==> flow/design.v <==
`timescale 1ns / 1ps
module IIR2nd#(
    parameter DW = 20,FW = 15
)(
    input clk,rst_n,en,
    input signed [DW-1:0] din,
    output logic signed[DW-1:0] dout,
    input [31:0]index
);
    localparam logic signed[DW-1:0] GAIN =41;
    function automatic logic signed[DW-1:0] DEN(input [31:0] i);
        case (i)
        32'd0:  DEN = -65446;
        32'd1:  DEN = -65421;
        32'd2:  DEN = -65381;
        32'd3:  DEN = -65325;
        32'd4:  DEN = -65252;
        32'd5:  DEN = -65163;
        32'd6:  DEN = -65058;
        32'd7:  DEN = -64938;
        32'd8:  DEN = -64801;
        32'd9:  DEN = -64648;
        32'd10: DEN = -64479;
        32'd11: DEN = -64294;
        32'd12: DEN = -64094;
        32'd13: DEN = -63877;
        32'd14: DEN = -63645;
        32'd15: DEN = -63397;
        32'd16: DEN = -63134;
        32'd17: DEN = -62855;
        32'd18: DEN = -62560;
        32'd19: DEN = -62250;
        default: DEN = 0;
        endcase
    endfunction
    localparam logic signed [DW-1:0] NUM0 = 32768, NUM1 = 0, NUM2 = -32768;
    wire signed [DW-1:0] n0;
    wire signed [DW-1:0] n1;
    wire signed [DW-1:0] n2;
    wire signed [DW-1:0] d1;
    wire signed [DW-1:0] d2;
    wire signed [DW-1:0] g ;
    assign    n0      = (NUM0);
    assign    n1     = (NUM1);
    assign    n2     = (NUM2);
    assign    d1     = (DEN(index));
    assign    d2     = (32686);
    assign    g      = (GAIN);
    logic signed [DW-1:0]   z1,z0;
    wire signed [DW-1:0] pn0;
    wire signed [DW-1:0] pn1;
    wire signed [DW-1:0] pn2;
    wire signed [DW-1:0] o ;
    wire signed [DW-1:0] pd1;
    wire signed [DW-1:0] pd2;
    assign        pn0    = 
    (((DW-FW)+(DW-FW)+(FW)+(FW))'(din)*((DW-FW)+(DW-FW)+(FW)+(FW))'(n0))>>>((FW)+(FW)-(FW));
    assign        pn1    = 
    (((DW-FW)+(DW-FW)+(FW)+(FW))'(din)*((DW-FW)+(DW-FW)+(FW)+(FW))'(n1))>>>((FW)+(FW)-(FW));
    assign        pn2    = 
    (((DW-FW)+(DW-FW)+(FW)+(FW))'(din)*((DW-FW)+(DW-FW)+(FW)+(FW))'(n2))>>>((FW)+(FW)-(FW));
    assign        o     =z0 + pn0;
    assign        pd1    = 
    (((DW-FW)+(DW-FW)+(FW)+(FW))'(o)*((DW-FW)+(DW-FW)+(FW)+(FW))'(d1))>>>((FW)+(FW)-(FW));
    assign        pd2    = 
    (((DW-FW)+(DW-FW)+(FW)+(FW))'(o)*((DW-FW)+(DW-FW)+(FW)+(FW))'(d2))>>>((FW)+(FW)-(FW));
    always_ff @( posedge clk ) begin 
        if(!rst_n) begin
            z0<=0; z1<=0;dout<=0;
        end else begin
            z0<=pn1 + z1 - pd1;
            z1<=pn2 - pd2;
            dout<=
    (((DW-FW)+(DW-FW)+(FW)+(FW))'(o)*((DW-FW)+(DW-FW)+(FW)+(FW))'(g))>>>((FW)+(FW)-(FW));
        end
    end
endmodule
module IIR#(
    parameter DW = 16,EW = 4
)(
    input clk,rst_n,en,
    input signed [DW-1:0] din,
    output logic signed [DW-1:0] dout,
    input [31:0]index,
    output logic signed [DW+EW-1:0] dout_W
    );
    localparam W = DW + EW;
    logic signed [W-1:0] din_W;
    assign din_W = din;
    assign dout = dout_W;
    IIR2nd #(W,DW-1)IIR2nd_inst(
    clk,rst_n,en, din_W, dout_W,index
        );
endmodule
`timescale 1ns / 1ps
module IIR_v#(
    parameter DW = 16,FW = 15
)(
    input clk,rst_n,en,
    input signed [DW-1:0] din,
    output wire signed [DW-1:0] dout,
    input [31:0]index,
    output wire signed [DW+FW-1:0] dout_W
    );
    IIR#(
        DW,FW
    )IIR_inst(
        clk,rst_n,en,din,dout,index,dout_W
    );
endmodule
# == Reports on IIR_v ==
# Module IIR_v before and after one edit of its RTL, step after step.
# "orig" refers to lines of the RTL above, "edited" to lines of the edited file.
# "change" is "edited" less "orig", of the values as shown.
# Operators carry their Yosys type and port widths (W data, S select, Z words).
# Not given: -
# setup
top_module,IIR_v
clock_port,clk
cell_library,sky130hd
corner,tt_025C_1v80

# == Diff ==
# The edit as a unified diff against the file above.
# This change comes from a script, not from a designer. The edited design behaves differently; no optimisation was intended.
# begin of diff
@@ -67,12 +67,12 @@
     always_ff @( posedge clk ) begin 
         if(!rst_n) begin
-            z0<=0; z1<=0;dout<=0;
+            z0<=0; dout<=0;
         end else begin
             z0<=pn1 + z1 - pd1;
-            z1<=pn2 - pd2;
             dout<=
     (((DW-FW)+(DW-FW)+(FW)+(FW))'(o)*((DW-FW)+(DW-FW)+(FW)+(FW))'(g))>>>((FW)+(FW)-(FW));
         end
     end
+    always_comb z1 = pn2 - pd2;
 endmodule
 module IIR#(
# end of diff

# == Word level ==
# Source: Yosys, flattened and elaborated, memories not mapped. Widths are those after wreduce; folded enables and synchronous resets count as part of the registers. Registers that Yosys merges into a memory's read port (data or address) are not register bits. Print and check cells do not count. Equal cells are merged and count once.
# Yosys's memory passes give these memory sizes; they may raise the number of words (mostly to a power of two), join words into wider ones and drop unused or constant bits.
# word_totals
item,orig,edited,change
rom_bits,864,864,0
output_inout_bits,47,47,0
reg_bits,93,62,-31
mem_count,1,1,0
word_cells,13,12,-1
# memory_table
item,orig,edited
memory_list,32 x 27 bit 1R0W,32 x 27 bit 1R0W
# op_classes
item,orig,edited,change
add_sub_neg,4,4,0
mux,1,1,0
n_reduce_logical,1,1,0
mul,3,3,0
# op_table
op,orig,edited,change
$sub A31 B31 Y31,2,2,0
$add A31 B16 Y31,1,1,0
$logic_not A27 Y1,1,1,0
$mul A31 B15 Y45 const B,1,1,0
$mul A31 B31 Y46,1,1,0
$mul A31 B7 Y38 const B,1,1,0
$mux W31,1,1,0
$neg A16 Y31,1,1,0

# == Logic depth ==
# Longest topological path by Yosys (ltp), each cell counted once; first at word level (registers and memories cut), then after technology mapping (sequential cells cut; the memories' decode and read muxes count).
# depth
item,orig,edited,change
depth_word,4,4,0
abc_area,0,0,-
depth_mapped,52,59,7
ltp_nobuf,51,58,7

# == Mapped cells and area ==
# Yosys stat after the flow's synthesis: flattened, memories mapped to cells. It holds for the ABC_AREA given above (unset counts as 0); a run with the other value may have another netlist.
# types
cell_type,orig,edited,change
sky130_fd_sc_hd__nor2_1,417,375,-42
sky130_fd_sc_hd__inv_1,1177,1216,39
sky130_fd_sc_hd__nand2_1,201,238,37
sky130_fd_sc_hd__dfxtp_1,85,54,-31
sky130_fd_sc_hd__a21oi_1,141,112,-29
sky130_fd_sc_hd__ha_1,551,525,-26
sky130_fd_sc_hd__fa_1,864,888,24
sky130_fd_sc_hd__a21o_1,71,53,-18
sky130_fd_sc_hd__nand3_1,41,25,-16
sky130_fd_sc_hd__a211oi_1,25,11,-14
sky130_fd_sc_hd__or3_1,20,7,-13
sky130_fd_sc_hd__nor3_1,42,30,-12
sky130_fd_sc_hd__xnor2_1,98,88,-10
sky130_fd_sc_hd__nand2b_1,34,24,-10
sky130_fd_sc_hd__o21bai_1,18,8,-10
sky130_fd_sc_hd__o21ai_1,13,3,-10
sky130_fd_sc_hd__nor2b_1,30,39,9
sky130_fd_sc_hd__a31oi_1,16,7,-9
# Not every row of either side is listed.
# mapped
item,orig,edited,change
synth_area_um2,39511.6,38169.1,-1342.5
mapped_cells,4326,4154,-172
flip_flops,85,54,-31
buf_cells,92,94,2
# The figures by module come from a second, unflattened synthesis with its own total; it is not the netlist above.
# hier_totals
item,orig,edited,change
hier_cells,4305,4127,-178
hier_area_um2,39263.9,38031.5,-1232.4
# Rows give one instance, submodules left out.
# by_module_orig
mod,mod_seq_area_um2,cells,n_inst,mod_area_um2
IIR2nd,1701.6,4289,1,39143.8
IIR,0.0,16,1,120.1
IIR_v,0.0,0,1,0.0
# by_module_edited
mod,mod_seq_area_um2,cells,n_inst,mod_area_um2
IIR2nd,1081.0,4111,1,37911.4
IIR,0.0,16,1,120.1
IIR_v,0.0,0,1,0.0

# == Path before layout ==
# Path of least setup slack by OpenSTA after synthesis, without wires, with an ideal clock, recovery checks aside; 20% of the period is set as input and as output delay. Where synthesis merged equal registers, the netlist keeps one of their names.
# synth_path
item,orig,edited,change
kind,in2reg,in2reg,-
start,input port din[0],input port din[8],-
end,register IIR_inst.IIR2nd_inst.z0[30],register IIR_inst.IIR2nd_inst.z0[27],-
arrival_time_ns,13.645,14.428,0.783
path_stages,40,51,11
setup_slack_ns,-0.266,-1.056,-0.790
n_path_buf,0,1,1
delay_ns,11.066,11.856,0.790
setup_time_ns,0.121,0.128,0.007
input_delay_ns,2.700,2.700,0.000
period_ns,13.5,13.5,0.0
launch_ns,2.700,2.700,0.000
period_less_setup_slack_ns,13.766,14.556,0.790
# "delay_ns" is the arrival time less input delay plus setup time.
# "path_stages": output pins that drive a net of the path, with the launching flip-flop's if there is one; two outputs of one cell count as two.
# "period_less_setup_slack_ns" = period - worst setup slack (recovery checks aside). The figure is calculated, with input and output delays left at 20% of the set period.
# The rows between start and end are the longest chain of elaborated cells between them; the timing report does not say that the signal goes this way. Where chains are equally long, one stands for them.
# Each line given opens the expression or statement behind the cell; cells for indexed reads and writes are added by Yosys, which also makes memories of some case tables.
# synth_between_orig
cell_sequence,sky130_fd_sc_hd__ha_1 > sky130_fd_sc_hd__fa_1 > sky130_fd_sc_hd__a211oi_1 > sky130_fd_sc_hd__nor2_1 > sky130_fd_sc_hd__o211ai_1 > sky130_fd_sc_hd__a21oi_1 > sky130_fd_sc_hd__o21ai_1 > sky130_fd_sc_hd__o2111ai_1 > sky130_fd_sc_hd__o211ai_2 > sky130_fd_sc_hd__xor2_2 > sky130_fd_sc_hd__inv_2 > sky130_fd_sc_hd__nor2_1 > sky130_fd_sc_hd__fa_1 > sky130_fd_sc_hd__fa_1 > sky130_fd_sc_hd__fa_1 > sky130_fd_sc_hd__inv_1 > sky130_fd_sc_hd__fa_1 > sky130_fd_sc_hd__inv_1 > [4 not listed] > sky130_fd_sc_hd__fa_1 > sky130_fd_sc_hd__inv_1 > sky130_fd_sc_hd__ha_1 > sky130_fd_sc_hd__a21o_1 > sky130_fd_sc_hd__a21o_1 > sky130_fd_sc_hd__a221o_1 > sky130_fd_sc_hd__o2111ai_1 > sky130_fd_sc_hd__nor3b_1 > sky130_fd_sc_hd__xor2_1 > sky130_fd_sc_hd__ha_1 > sky130_fd_sc_hd__a21o_1 > sky130_fd_sc_hd__a21oi_1 > sky130_fd_sc_hd__o21bai_1 > sky130_fd_sc_hd__a31oi_1 > sky130_fd_sc_hd__nand3_1 > sky130_fd_sc_hd__a22o_1 > sky130_fd_sc_hd__and3_1 > sky130_fd_sc_hd__mux2_2
elab_chain_cells,3
cone_cells,3
lines_between,3
classes_between,add/sub (2); mul (1)
# synth_lines_orig
item,line,source
from (decl),100,"input signed [DW-1:0] din,"
$add A31 B16 Y31,62,assign        o     =z0 + pn0;
$mul A31 B31 Y46,64,(((DW-FW)+(DW-FW)+(FW)+(FW))'(o)*((DW-FW)+(DW-FW)+(FW)+(FW))'(d1))>>>((FW)+(FW)-(FW));
$sub A31 B31 Y31,71,z0<=pn1 + z1 - pd1;
to (assign),69,z0<=0; z1<=0;dout<=0;
to (assign),71,
to (decl),49,"logic signed [DW-1:0]   z1,z0;"
# synth_between_edited
cell_sequence,sky130_fd_sc_hd__ha_1 > sky130_fd_sc_hd__a21o_1 > sky130_fd_sc_hd__o2bb2ai_2 > sky130_fd_sc_hd__a2111oi_4 > sky130_fd_sc_hd__o31ai_4 > sky130_fd_sc_hd__a21oi_1 > sky130_fd_sc_hd__nor2_1 > sky130_fd_sc_hd__nor2_1 > sky130_fd_sc_hd__o21ai_0 > sky130_fd_sc_hd__a21o_1 > sky130_fd_sc_hd__a21oi_1 > sky130_fd_sc_hd__xor2_1 > sky130_fd_sc_hd__clkbuf_1 > sky130_fd_sc_hd__nor2_1 > sky130_fd_sc_hd__fa_1 > sky130_fd_sc_hd__inv_1 > sky130_fd_sc_hd__fa_1 > sky130_fd_sc_hd__inv_1 > [15 not listed] > sky130_fd_sc_hd__nor2b_1 > sky130_fd_sc_hd__o21a_1 > sky130_fd_sc_hd__nor2_1 > sky130_fd_sc_hd__xnor2_1 > sky130_fd_sc_hd__fa_1 > sky130_fd_sc_hd__inv_1 > sky130_fd_sc_hd__ha_1 > sky130_fd_sc_hd__ha_1 > sky130_fd_sc_hd__o21a_1 > sky130_fd_sc_hd__o21a_1 > sky130_fd_sc_hd__a31oi_1 > sky130_fd_sc_hd__o31ai_1 > sky130_fd_sc_hd__a2111oi_0 > sky130_fd_sc_hd__o21ai_0 > sky130_fd_sc_hd__a21o_1 > sky130_fd_sc_hd__o41ai_1 > sky130_fd_sc_hd__xor2_1 > sky130_fd_sc_hd__nor2_1
elab_chain_cells,4
cone_cells,6
lines_between,6
classes_between,add/sub (4); mul (2)
# synth_lines_edited
item,line,source
from (decl),100,"input signed [DW-1:0] din,"
$add A31 B16 Y31,62,assign        o     =z0 + pn0;
$mul A31 B15 Y45,66,(((DW-FW)+(DW-FW)+(FW)+(FW))'(o)*((DW-FW)+(DW-FW)+(FW)+(FW))'(d2))>>>((FW)+(FW)-(FW));
$sub A31 B31 Y31,76,always_comb z1 = pn2 - pd2;
$sub A31 B31 Y31,71,z0<=pn1 + z1 - pd1;
to (assign),69,z0<=0; dout<=0;
to (assign),71,
to (decl),49,"logic signed [DW-1:0]   z1,z0;"

# == Timing after layout ==
# Path of least setup slack in the final report of the runs of set A (OpenROAD, finished layout, wires in). Where an end is a register, its clock arrival counts in the times.
# layout_path
item,orig,edited,change
kind,in2reg,in2reg,-
start,input port din[2],input port din[10],-
end,register IIR_inst.IIR2nd_inst.z0[30],register IIR_inst.IIR2nd_inst.z0[30],-
period_ns,13.5,13.5,0.0
setup_time_ns,0.10,0.14,0.04
n_path_buf,8,5,-3
input_delay_ns,2.70,2.70,0.00
path_stages,53,54,1
setup_slack_ns,0.27,-0.80,-1.07
launch_ns,2.70,2.70,0.00
arrival_time_ns,13.50,14.48,0.98
# The rows between start and end are the longest chain of elaborated cells between them; the timing report does not say that the signal goes this way. Where chains are equally long, one stands for them.
# layout_between_orig
cell_sequence,sky130_fd_sc_hd__dlygate4sd2_1 > sky130_fd_sc_hd__ha_2 > sky130_fd_sc_hd__o21ai_2 > sky130_fd_sc_hd__o21ai_2 > sky130_fd_sc_hd__a21oi_2 > sky130_fd_sc_hd__buf_6 > sky130_fd_sc_hd__o31ai_4 > sky130_fd_sc_hd__buf_6 > sky130_fd_sc_hd__a21oi_4 > sky130_fd_sc_hd__o21bai_1 > sky130_fd_sc_hd__a21oi_1 > sky130_fd_sc_hd__xor2_1 > sky130_fd_sc_hd__buf_4 > sky130_fd_sc_hd__or2_2 > sky130_fd_sc_hd__buf_4 > sky130_fd_sc_hd__buf_4 > sky130_fd_sc_hd__nor2_2 > sky130_fd_sc_hd__fa_1 > [17 not listed] > sky130_fd_sc_hd__nor2_1 > sky130_fd_sc_hd__nor3b_4 > sky130_fd_sc_hd__nor2_2 > sky130_fd_sc_hd__xor2_1 > sky130_fd_sc_hd__buf_4 > sky130_fd_sc_hd__ha_4 > sky130_fd_sc_hd__a21o_1 > sky130_fd_sc_hd__a21oi_2 > sky130_fd_sc_hd__buf_6 > sky130_fd_sc_hd__nand3b_1 > sky130_fd_sc_hd__a311o_2 > sky130_fd_sc_hd__nand3_4 > sky130_fd_sc_hd__a31oi_4 > sky130_fd_sc_hd__a31o_2 > sky130_fd_sc_hd__a21oi_2 > sky130_fd_sc_hd__o211ai_1 > sky130_fd_sc_hd__and3_1 > sky130_fd_sc_hd__mux2_2
elab_chain_cells,3
cone_cells,3
lines_between,3
classes_between,add/sub (2); mul (1)
# layout_lines_orig
item,line,source
from (decl),100,"input signed [DW-1:0] din,"
$add A31 B16 Y31,62,assign        o     =z0 + pn0;
$mul A31 B31 Y46,64,(((DW-FW)+(DW-FW)+(FW)+(FW))'(o)*((DW-FW)+(DW-FW)+(FW)+(FW))'(d1))>>>((FW)+(FW)-(FW));
$sub A31 B31 Y31,71,z0<=pn1 + z1 - pd1;
to (assign),69,z0<=0; z1<=0;dout<=0;
to (assign),71,
to (decl),49,"logic signed [DW-1:0]   z1,z0;"
# layout_between_edited
cell_sequence,sky130_fd_sc_hd__clkdlybuf4s50_1 > sky130_fd_sc_hd__ha_2 > sky130_fd_sc_hd__buf_4 > sky130_fd_sc_hd__a2111oi_4 > sky130_fd_sc_hd__o31ai_4 > sky130_fd_sc_hd__a21oi_4 > sky130_fd_sc_hd__nor2_1 > sky130_fd_sc_hd__nor2_2 > sky130_fd_sc_hd__o21ai_4 > sky130_fd_sc_hd__a21o_1 > sky130_fd_sc_hd__a21oi_2 > sky130_fd_sc_hd__xor2_2 > sky130_fd_sc_hd__buf_4 > sky130_fd_sc_hd__buf_6 > sky130_fd_sc_hd__nor2_1 > sky130_fd_sc_hd__fa_1 > sky130_fd_sc_hd__fa_1 > sky130_fd_sc_hd__fa_1 > [18 not listed] > sky130_fd_sc_hd__nor2_4 > sky130_fd_sc_hd__xnor2_1 > sky130_fd_sc_hd__buf_4 > sky130_fd_sc_hd__fa_1 > sky130_fd_sc_hd__inv_1 > sky130_fd_sc_hd__ha_1 > sky130_fd_sc_hd__ha_1 > sky130_fd_sc_hd__nor2b_1 > sky130_fd_sc_hd__nor2_1 > sky130_fd_sc_hd__o22ai_1 > sky130_fd_sc_hd__a21o_1 > sky130_fd_sc_hd__a2111o_1 > sky130_fd_sc_hd__o211ai_1 > sky130_fd_sc_hd__nand3_1 > sky130_fd_sc_hd__a31oi_4 > sky130_fd_sc_hd__xor2_2 > sky130_fd_sc_hd__nor4_2 > sky130_fd_sc_hd__nand4bb_1
elab_chain_cells,4
cone_cells,6
lines_between,6
classes_between,add/sub (4); mul (2)
# layout_lines_edited
item,line,source
from (decl),100,"input signed [DW-1:0] din,"
$add A31 B16 Y31,62,assign        o     =z0 + pn0;
$mul A31 B15 Y45,66,(((DW-FW)+(DW-FW)+(FW)+(FW))'(o)*((DW-FW)+(DW-FW)+(FW)+(FW))'(d2))>>>((FW)+(FW)-(FW));
$sub A31 B31 Y31,76,always_comb z1 = pn2 - pd2;
$sub A31 B31 Y31,71,z0<=pn1 + z1 - pd1;
to (assign),69,z0<=0; dout<=0;
to (assign),71,
to (decl),49,"logic signed [DW-1:0]   z1,z0;"

# == Measured runs ==
# Both versions went through the flow (Yosys, OpenROAD) with the same settings in each pair. Constraints: input delay and output delay 20% of the set period each, output load 0.01 pF.
# settings_set_A
period_ns,13.5
CAP_MARGIN,20
CORE_MARGIN,2
CORE_UTILIZATION,40
SLEW_MARGIN,20
# results_set_A
item,orig,edited,change
ws_setup_ns,0.266,-0.801,-1.067
finalCellArea_um2,49088.3,48574.1,-514.2
synthArea_um2,39511.6,38169.1,-1342.5
finish.utilization_pct,50.0,51.3,1.3
die_area_um2,101309.0,97909.5,-3399.5
# settings_set_B
CORE_ASPECT_RATIO,1.63
CORE_MARGIN,4
CORE_UTILIZATION,31
GPL_ROUTABILITY_DRIVEN,1
HOLD_SLACK_MARGIN,0.01
PLACE_DENSITY_LB_ADDON,0.03
SETUP_SLACK_MARGIN,-0.44
SLEW_MARGIN,25
period_ns,11.9
CAP_MARGIN,20
# results_set_B
item,orig,edited,change
ws_setup_ns,-0.858,-2.021,-1.163
finalCellArea_um2,52361.5,49602.6,-2758.9
synthArea_um2,39511.6,38169.1,-1342.5
finish.utilization_pct,41.3,40.5,-0.8
die_area_um2,133403.0,128972.0,-4431.0
